==> flow/design.v <==
`timescale 1ns / 1ps
module cpu_hazard(input wire clk,
           input wire rst,
           input wire enable,
           input wire start,
           output wire d_we,
           output wire [7:0] i_addr,
           output wire [7:0] d_addr,
           input  wire [15:0] i_datain,
           input  wire [15:0] d_datain,
           output wire [15:0] d_dataout,
           output wire busy
    );
    reg [7:0] pc;
    assign i_addr = pc;
    function automatic wr_reg(input [4:0] op);
      wr_reg = (op == 5'b00010) || (op == 5'b01000) || (op == 5'b10001) || (op == 5'b01010) || (op == 5'b10010)
            || (op == 5'b10000) || (op == 5'b01001) || (op == 5'b01011) || (op == 5'b01101) || (op == 5'b01110)
            || (op == 5'b01111)  || (op == 5'b00100)  || (op == 5'b00101)  || (op == 5'b00110) || (op == 5'b00111);
    endfunction
    function automatic rd_r1(input [4:0] op);
      rd_r1 = (op == 5'b00011) || (op == 5'b00010) || (op == 5'b01000) || (op == 5'b10001) || (op == 5'b01010)
           || (op == 5'b10010) || (op == 5'b01100) || (op == 5'b01101) || (op == 5'b01110) || (op == 5'b01111)
           || (op == 5'b00100) || (op == 5'b00110) || (op == 5'b00101) || (op == 5'b00111);
    endfunction
    function automatic rd_r2(input [4:0] op);
      rd_r2 = (op == 5'b01000) || (op == 5'b10001) || (op == 5'b01010) || (op == 5'b10010) || (op == 5'b01100)
           || (op == 5'b01101) || (op == 5'b01110) || (op == 5'b01111);
    endfunction
    function automatic rd_r0(input [4:0] op);
      rd_r0 = (op == 5'b10000) || (op == 5'b01011) || (op == 5'b01001) || (op == 5'b11001) || (op == 5'b11010)
           || (op == 5'b11011) || (op == 5'b11100) || (op == 5'b11101) || (op == 5'b11110) || (op == 5'b11111)
           || (op == 5'b00011);
    endfunction
    function automatic set_flags(input [4:0] op);
      set_flags = (op == 5'b01100) || (op == 5'b01000) || (op == 5'b01001) || (op == 5'b10001) || (op == 5'b01010)
               || (op == 5'b01011) || (op == 5'b10010) || (op == 5'b10000);
    endfunction
    reg state;
    reg next_state;
    reg [15:0] wb_ir;
    reg [15:0] id_ir;
    reg [15:0] ex_ir;
    reg [15:0] mem_ir;
    reg [15:0] reg_A;
    reg [15:0] reg_B;
    reg [15:0] smdr;
    reg [15:0] smdr1;
    reg [15:0] reg_C;
    reg [15:0] reg_C1;
    reg [15:0] gr [0:7];
    reg [15:0] ALUo;
    reg alu_cf;
    reg cf, nf, zf;
    reg dw;
    assign busy = state;
    always @(posedge clk or negedge rst)
    begin
      if (!rst) state <= 1'b0;
      else state <= next_state;
    end
    always @(*)
    begin
      case (state)
        1'b0: if (enable == 1 && start == 1) next_state = 1'b1;
               else next_state = 1'b0;
        default: if (enable == 0 || wb_ir[15:11] == 5'b00001) next_state = 1'b0;
               else next_state = 1'b1;
      endcase
    end
    wire branch_taken = ((ex_ir[15:11] == 5'b11010) && (zf == 1)) || ((ex_ir[15:11] == 5'b11100) && (nf == 1))
                     || ((ex_ir[15:11] == 5'b11011) && (zf == 0)) || ((ex_ir[15:11] == 5'b11101) && (nf == 0))
                     || ((ex_ir[15:11] == 5'b11110) && (cf == 1)) || ((ex_ir[15:11] == 5'b11111) && (cf == 0))
                     || (ex_ir[15:11] == 5'b11001);
    wire [4:0] if_op = i_datain[15:11];
    wire load_use = (id_ir[15:11] == 5'b00010) &&
                    ((rd_r1(if_op) && id_ir[10:8] == i_datain[6:4]) ||
                     (rd_r2(if_op) && id_ir[10:8] == i_datain[2:0]) ||
                     (rd_r0(if_op) && id_ir[10:8] == i_datain[10:8]));
    always @(posedge clk or negedge rst)
    begin
      if (!rst)
      begin
        id_ir <= 16'b0;
        pc <= 8'b0;
      end
      else if (state == 1'b1)
      begin
        if (branch_taken)
        begin
          pc <= ALUo[7:0];
          id_ir <= 16'b0;
        end
        else if (id_ir[15:11] == 5'b11000)
        begin
          pc <= id_ir[7:0];
          id_ir <= 16'b0;
        end
        else if (load_use)
        begin
          pc <= pc;
          id_ir <= 16'b0;
        end
        else
        begin
          pc <= pc + 1;
          id_ir <= i_datain;
        end
      end
    end
    function automatic [15:0] fwd(input [2:0] r);
      if (wr_reg(ex_ir[15:11]) && ex_ir[15:11] != 5'b00010 && ex_ir[10:8] == r)
        fwd = ALUo;
      else if (wr_reg(mem_ir[15:11]) && mem_ir[10:8] == r)
        fwd = (mem_ir[15:11] == 5'b00010) ? d_datain : reg_C;
      else if (wr_reg(wb_ir[15:11]) && wb_ir[10:8] == r)
        fwd = reg_C1;
      else
        fwd = gr[r];
    endfunction
    wire [4:0] id_op = id_ir[15:11];
    always @(posedge clk or negedge rst)
    begin
      if (!rst)
      begin
        ex_ir <= 0;
        reg_A <= 0;
        reg_B <= 0;
        smdr <= 0;
      end
      else if (state == 1'b1)
      begin
        if (branch_taken)
        begin
          ex_ir <= 16'b0;
          reg_A <= 16'b0;
          reg_B <= 16'b0;
        end
        else
        begin
          ex_ir <= id_ir;
          if (rd_r0(id_op) && id_op != 5'b00011)
            reg_A <= fwd(id_ir[10:8]);
          else if (rd_r1(id_op))
            reg_A <= fwd(id_ir[6:4]);
          if (id_op == 5'b00010 || id_op == 5'b00011 || id_op == 5'b00100 || id_op == 5'b00110
              || id_op == 5'b00101 || id_op == 5'b00111)
            reg_B <= {12'b0, id_ir[3:0]};
          else if (id_op == 5'b10000)
            reg_B <= {id_ir[7:0], 8'b0};
          else if (rd_r0(id_op))
            reg_B <= {8'b0, id_ir[7:0]};
          else if (rd_r2(id_op))
            reg_B <= fwd(id_ir[2:0]);
        end
        if (id_op == 5'b00011)
          smdr <= fwd(id_ir[10:8]);
      end
    end
    always @(*)
    begin
      alu_cf = cf;
      ALUo = reg_A + reg_B;
      case (ex_ir[15:11])
        5'b01000, 5'b01001, 5'b10000: {alu_cf, ALUo} = {1'b0, reg_A} + {1'b0, reg_B};
        5'b10001:              {alu_cf, ALUo} = {1'b0, reg_A} + {1'b0, reg_B} + {16'b0, cf};
        5'b01010, 5'b01011, 5'b01100:  {alu_cf, ALUo} = {1'b0, reg_A} - {1'b0, reg_B};
        5'b10010:              {alu_cf, ALUo} = {1'b0, reg_A} - {1'b0, reg_B} - {16'b0, cf};
        5'b01101:               ALUo = reg_A & reg_B;
        5'b01110:                ALUo = reg_A | reg_B;
        5'b01111:               ALUo = reg_A ^ reg_B;
        5'b00100, 5'b00101:         ALUo = reg_A << reg_B[3:0];
        5'b00110:               ALUo = reg_A >> reg_B[3:0];
        5'b00111:               ALUo = $signed(reg_A) >>> reg_B[3:0];
        default:            ALUo = reg_A + reg_B;
      endcase
    end
    always @(posedge clk or negedge rst)
    begin
      if (!rst)
      begin
        mem_ir <= 0;
        reg_C <= 0;
        zf <= 0;
        nf <= 0;
        cf <= 0;
        dw <= 0;
        smdr1 <= 0;
      end
      else if (state == 1'b1)
      begin
        mem_ir <= ex_ir;
        reg_C <= ALUo;
        smdr1 <= smdr;
        if (set_flags(ex_ir[15:11]))
        begin
          zf <= (ALUo == 0);
          nf <= ALUo[15];
          cf <= alu_cf;
        end
        dw <= (ex_ir[15:11] == 5'b00011);
      end
    end
    assign d_addr = reg_C[7:0];
    assign d_dataout = smdr1;
    assign d_we = dw;
    always @(posedge clk or negedge rst)
    begin
      if (!rst)
      begin
        wb_ir <= 0;
        reg_C1 <= 0;
      end
      else if (state == 1'b1)
      begin
        wb_ir <= mem_ir;
        if (mem_ir[15:11] == 5'b00010)
          reg_C1 <= d_datain;
        else
          reg_C1 <= reg_C;
      end
    end
    integer k;
    always @(posedge clk or negedge rst)
    begin
      if (!rst)
      begin
        for (k = 0; k < 8; k = k + 1) gr[k] <= 16'b0;
      end
      else if (state == 1'b1)
      begin
        if (wr_reg(wb_ir[15:11]))
          gr[wb_ir[10:8]] <= reg_C1;
      end
    end
endmodule
# Tool chain data of cpu_hazard
# What the tools print for cpu_hazard, step after step.
# Lines are those of the file above, counted from 1.
# Operators: Yosys type, input widths -> output width; for muxes data width and select width s.
# Cell names lack the library's common part.
# Not given: n/a
dict set report inputs {
  top {cpu_hazard}
  clock {clk}
  cell_library {sky130hd}
  lib_corner {tt_025C_1v80}
}

# After elaboration
# Counts by Yosys on the flattened word-level netlist (proc, flatten, opt, wreduce). Print and check cells are left out.
dict set report classes {
  n_eq 147
  reduce_and_logical 169
  div 0
  addsub 6
  bitwise 7
  n_cmp 0
  shift 3
  muxes 33
  n_mul 0
}
# op n
set op_table {}
lappend op_table {{$pmux 16 s8} 3}
lappend op_table {{$mux 16} 22}
lappend op_table {{$eq 5x4->1 const B} 38}
lappend op_table {{$eq 5x5->1 const B} 37}
lappend op_table {{$pmux 16 s10} 1}
lappend op_table {{$logic_or 1x1->1} 122}
lappend op_table {{$eq 5x3->1 const B} 20}
lappend op_table {{$eq 3x3->1 const B} 16}
lappend op_table {{$eq 5x2->1 const B} 8}
lappend op_table {{$eq 3x3->1} 12}
lappend op_table {{$reduce_and 3->1} 9}
lappend op_table {{$eq 3x2->1 const B} 8}
lappend op_table {{$mux 8} 3}
lappend op_table {{$logic_and 1x1->1} 22}
lappend op_table {{$add 16x16->17} 1}
lappend op_table {{$sub 16x16->17} 1}
lappend op_table {{$add 17x1->17} 1}
lappend op_table {{$sub 17x1->17} 1}
lappend op_table {{$add 16x16->16} 1}
lappend op_table {{$and 16x16->16} 1}
lappend op_table {{$or 16x16->16} 1}
lappend op_table {{$xor 16x16->16} 1}
lappend op_table {{$shl 16x4->16} 1}
lappend op_table {{$shr 16x4->16} 1}
lappend op_table {{$sshr 16x4->16} 1}
lappend op_table {{$logic_not 16->1} 1}
lappend op_table {{$eq 3x1->1 const B} 4}
lappend op_table {{$logic_not 3->1} 4}
# Other operator kinds: 13; their cells: 24.
dict set report word_totals {
  in_bits 36
  clocked_rd_ports_x_width 0
  reg_bits 301
  ram_bits 0
  out_inout_bits 34
  elab_cells 389
  rom_bits 0
  memories 0
  latchBits 0
}

# Longest topological paths
# Depth = most cells in a row (Yosys ltp): at word level without a register or memory, in the mapped netlist without a sequential cell, where the memories' decode and read muxes count.
dict set report logic_depth {
  word_depth 24
  ABC_AREA 0
  mapped_depth 16
  depth_no_buf 15
}

# Netlist
# Yosys stat after the flow's synthesis: flattened, memories mapped to cells. It holds for the ABC_AREA given above (unset counts as 0); a run with the other value may have another netlist.
# Totals and module areas in this step are rounded.
# type n type_area_um2
set types {}
lappend types {dfrtp_1 277 6.93E+03}
lappend types {mux2_2 189 2.13E+03}
lappend types {mux2i_1 127 1.27E+03}
lappend types {o21ai_0 200 1000.96}
lappend types {mux4_2 40 900.864}
lappend types {a21oi_1 177 885.85}
lappend types {nor2_1 223 837.053}
lappend types {nand2_1 186 698.17}
lappend types {ha_1 54 675.648}
lappend types {clkbuf_1 139 521.75}
lappend types {xnor2_1 39 341.578}
lappend types {inv_1 90 337.824}
lappend types {nand3_1 66 330.317}
lappend types {xor2_1 35 306.544}
lappend types {a22oi_1 39 292.781}
lappend types {o211ai_1 39 292.781}
lappend types {nor2b_1 39 243.984}
lappend types {o22ai_1 36 225.216}
# Not listed: further types 93, cells in them 505.
dict set report synth_totals {
  buf_cells 204
  ffs 277
  seq_area_mm2 0.00693
  mapped_area_mm2 0.0222
  mapped_cells 2500
}

# Timing after synthesis
# Path of least setup slack by OpenSTA after synthesis, without wires, with an ideal clock, recovery checks aside; 20% of the period is set as input and as output delay. Where synthesis merged equal registers, the netlist keeps one of their names.
dict set report synth_timing {
  kind {reg-to-reg}
  startpoint {reg reg_B[2]}
  endpoint {reg reg_A[12]}
  stages 16
  setup_time_ns 0.122
  launch_ns 0.000
  t_required_ns 5.878
  arrival_time_ns 3.982
  period_ns 6.0
  path_buffers 3
  delay_ns 4.104
  slack_ns 1.896
  period_less_setup_slack_ns 4.104
}
# "delay_ns" is the arrival time less input delay plus setup time.
# "stages" counts driving pins, that of a launching flip-flop among them; a cell with two outputs on the path counts twice.
# "period_less_setup_slack_ns" is the clock period less the worst setup slack; recovery checks do not enter. This is arithmetic on one report: input and output delays are still those of the set period (20% each).
# Between the ends stands the longest chain of elaborated cells between them, by number of cells; it is not shown to be the way that was timed. Of several equally long chains one is given.
# Each line given opens the expression or statement behind the cell; cells for indexed reads and writes are added by Yosys, which also makes memories of some case tables.
# A register here has more assigning lines than the two given.
dict set report synth_between {
  cell_sequence {dfrtp_1 > inv_1 > clkbuf_1 > clkbuf_1 > ha_1 > buf_6 > a211oi_2 > nor2_1 > or4_1 > nor4b_2 > nand4_1 > nor2_1 > xor2_1 > a211oi_1 > nand2_1 > a32o_1}
  elab_chain_len 7
  cells_between 14
  classes_between {add/sub (5); shift (3); mux (6)}
}
# element line
set synth_lines {}
lappend synth_lines {{from (decl)} 46} ;# reg [15:0] reg_B;
lappend synth_lines {{from (assign)} 148} ;# reg_B <= {12'b0, id_ir[3:0]};
lappend synth_lines {{from (assign)} 150} ;# reg_B <= {id_ir[7:0], 8'b0};
lappend synth_lines {{$sub 16x16->17} 168} ;# 5'b10010:              {alu_cf, ALUo} = {1'b0, reg_A} - {1'b0, reg_B} - {16'b0, cf};
lappend synth_lines {{$sub 17x1->17} 168}
lappend synth_lines {{$pmux 16 s10} 164} ;# case (ex_ir[15:11])
lappend synth_lines {{$mux 16} 112} ;# if (wr_reg(ex_ir[15:11]) && ex_ir[15:11] != 5'b00010 && ex_ir[10:8] == r)
lappend synth_lines {{$mux 16} 144} ;# else if (rd_r1(id_op))
lappend synth_lines {{$mux 16} 142} ;# if (rd_r0(id_op) && id_op != 5'b00011)
lappend synth_lines {{$mux 16} 133} ;# if (branch_taken)
lappend synth_lines {{to (assign)} 143} ;# reg_A <= fwd(id_ir[10:8]);
lappend synth_lines {{to (assign)} 145} ;# reg_A <= fwd(id_ir[6:4]);
lappend synth_lines {{to (decl)} 45} ;# reg [15:0] reg_A;

# Path in the finished layout
# From the final timing report of run A: the path of least setup slack in the routed layout; clock arrival at registers is part of the times.
dict set report layout_timing {
  kind {reg-to-reg}
  startpoint {reg reg_A[0]}
  endpoint {reg zf}
  launch_ns 0.59
  period_ns 6.0
  setup_time_ns 0.07
  stages 13
  arrival_time_ns 4.86
  t_required_ns 6.51
  path_buffers 0
  slack_ns 1.65
}
# Between the ends stands the longest chain of elaborated cells between them, by number of cells; it is not shown to be the way that was timed. Of several equally long chains one is given.
# A register here has more assigning lines than the two given.
dict set report layout_between {
  cell_sequence {dfrtp_1 > ha_1 > fa_1 > xor2_2 > o2111ai_2 > nor4b_4 > mux2i_1 > xnor2_1 > a22o_1 > nor2_1 > nand4_1 > or4b_1 > o21ai_1}
  elab_chain_len 4
  cells_between 13
  classes_between {add/sub (5); shift (3); mux (1); logic (3); reduce/logical (1)}
}
# element line
set layout_lines {}
lappend layout_lines {{from (decl)} 45} ;# reg [15:0] reg_A;
lappend layout_lines {{from (assign)} 143} ;# reg_A <= fwd(id_ir[10:8]);
lappend layout_lines {{from (assign)} 145} ;# reg_A <= fwd(id_ir[6:4]);
lappend layout_lines {{$sub 16x16->17} 168} ;# 5'b10010:              {alu_cf, ALUo} = {1'b0, reg_A} - {1'b0, reg_B} - {16'b0, cf};
lappend layout_lines {{$sub 17x1->17} 168}
lappend layout_lines {{$pmux 16 s10} 164} ;# case (ex_ir[15:11])
lappend layout_lines {{$logic_not 16->1} 197} ;# zf <= (ALUo == 0);
lappend layout_lines {{to (assign)} 184} ;# zf <= 0;
lappend layout_lines {{to (assign)} 197}
lappend layout_lines {{to (decl)} 54} ;# reg cf, nf, zf;

# Flow measurements of cpu_hazard on sky130hd: 5 stored runs with different settings, listed in no order. Input and output delays are each 20% of the period that was set; the output load is 0.01 pF.
# By "achieved_clock_period_ns" is meant the clock period of the run minus its worst setup slack. This is arithmetic on one report: input and output delays are still those of the set period (20% each).
# "worst_setup_path_time_ns" = time allowed to the worst setup path (clock period - input delay - output delay, where it has them) - its slack; a late launch clock adds to it, a late capture clock takes from it.
# By "power.total_mw" is meant OpenSTA's value without simulated activity: inputs other than the clock are taken to toggle once in ten clock periods, and the tool carries that through the logic.
# Measured values are rounded.
run="run A" settings ABC_AREA=0 CAP_MARGIN=25 CORE_MARGIN=8 MAX_ROUTING_LAYER="met4" SETUP_SLACK_MARGIN=1.43 period_ns=6.0 CORE_UTILIZATION=40 SLEW_MARGIN=20
run="run A" results design.die.area_mm2=0.0632 utilization_frac=0.447 yosys_chip_area_mm2=0.0222 setup_ws_ns=1.65 power.total_mw=16.9 achieved_clock_period_ns=4.347 finish.stdcell_area_mm2=0.0246 worst_setup_path_time_ns=4.35 timing.worst_path_kind="reg-to-reg" setup_tns_ns=0.000
run="run B" settings CAP_MARGIN=10 CELL_PAD_IN_SITES_DETAIL_PLACEMENT=1 CORE_ASPECT_RATIO=0.88 CORE_UTILIZATION=18 CTS_CLUSTER_SIZE=99 MIN_ROUTING_LAYER="met1" PLACE_DENSITY=0.42 SLEW_MARGIN=10 period_ns=4.66 CORE_MARGIN=2
run="run B" results design.die.area_mm2=0.126 utilization_frac=0.218 yosys_chip_area_mm2=0.0222 setup_ws_ns=0.281 power.total_mw=23.4 achieved_clock_period_ns=4.379 finish.stdcell_area_mm2=0.0266 worst_setup_path_time_ns=4.38 timing.worst_path_kind="reg-to-reg" setup_tns_ns=0.000
run="run C" settings ABC_AREA=1 CORE_MARGIN=3 CORE_UTILIZATION=49 CTS_CLUSTER_SIZE=79 GPL_TIMING_DRIVEN=0 MAX_ROUTING_LAYER="met5" PLACE_DENSITY_LB_ADDON=0.24 SETUP_SLACK_MARGIN=0.37 SLEW_MARGIN=10 period_ns=4.64 CAP_MARGIN=20
run="run C" results design.die.area_mm2=0.0462 utilization_frac=0.563 yosys_chip_area_mm2=0.0214 setup_ws_ns=0.502 power.total_mw=18.3 achieved_clock_period_ns=4.138 finish.stdcell_area_mm2=0.0239 worst_setup_path_time_ns=4.14 timing.worst_path_kind="reg-to-reg" setup_tns_ns=0.000
run="run D" settings CORE_UTILIZATION=40 SETUP_SLACK_MARGIN=1.09 period_ns=4.99 CAP_MARGIN=20 CORE_MARGIN=2 SLEW_MARGIN=20
run="run D" results design.die.area_mm2=0.0573 utilization_frac=0.471 yosys_chip_area_mm2=0.0222 setup_ws_ns=1.16 power.total_mw=21.9 achieved_clock_period_ns=3.832 finish.stdcell_area_mm2=0.0259 worst_setup_path_time_ns=3.83 timing.worst_path_kind="reg-to-reg" setup_tns_ns=0.000
run="run E" settings ABC_AREA=1 CELL_PAD_IN_SITES_DETAIL_PLACEMENT=2 CORE_UTILIZATION=20 CTS_CLUSTER_SIZE=13 GPL_ROUTABILITY_DRIVEN=0 GPL_TIMING_DRIVEN=1 PLACE_DENSITY_LB_ADDON=0.21 SETUP_SLACK_MARGIN=0.02 period_ns=4.48 CAP_MARGIN=20 CORE_MARGIN=2 SLEW_MARGIN=20
run="run E" results design.die.area_mm2=0.109 utilization_frac=0.237 yosys_chip_area_mm2=0.0214 setup_ws_ns=0.459 power.total_mw=19.8 achieved_clock_period_ns=4.021 finish.stdcell_area_mm2=0.025 worst_setup_path_time_ns=4.02 timing.worst_path_kind="reg-to-reg" setup_tns_ns=0.000
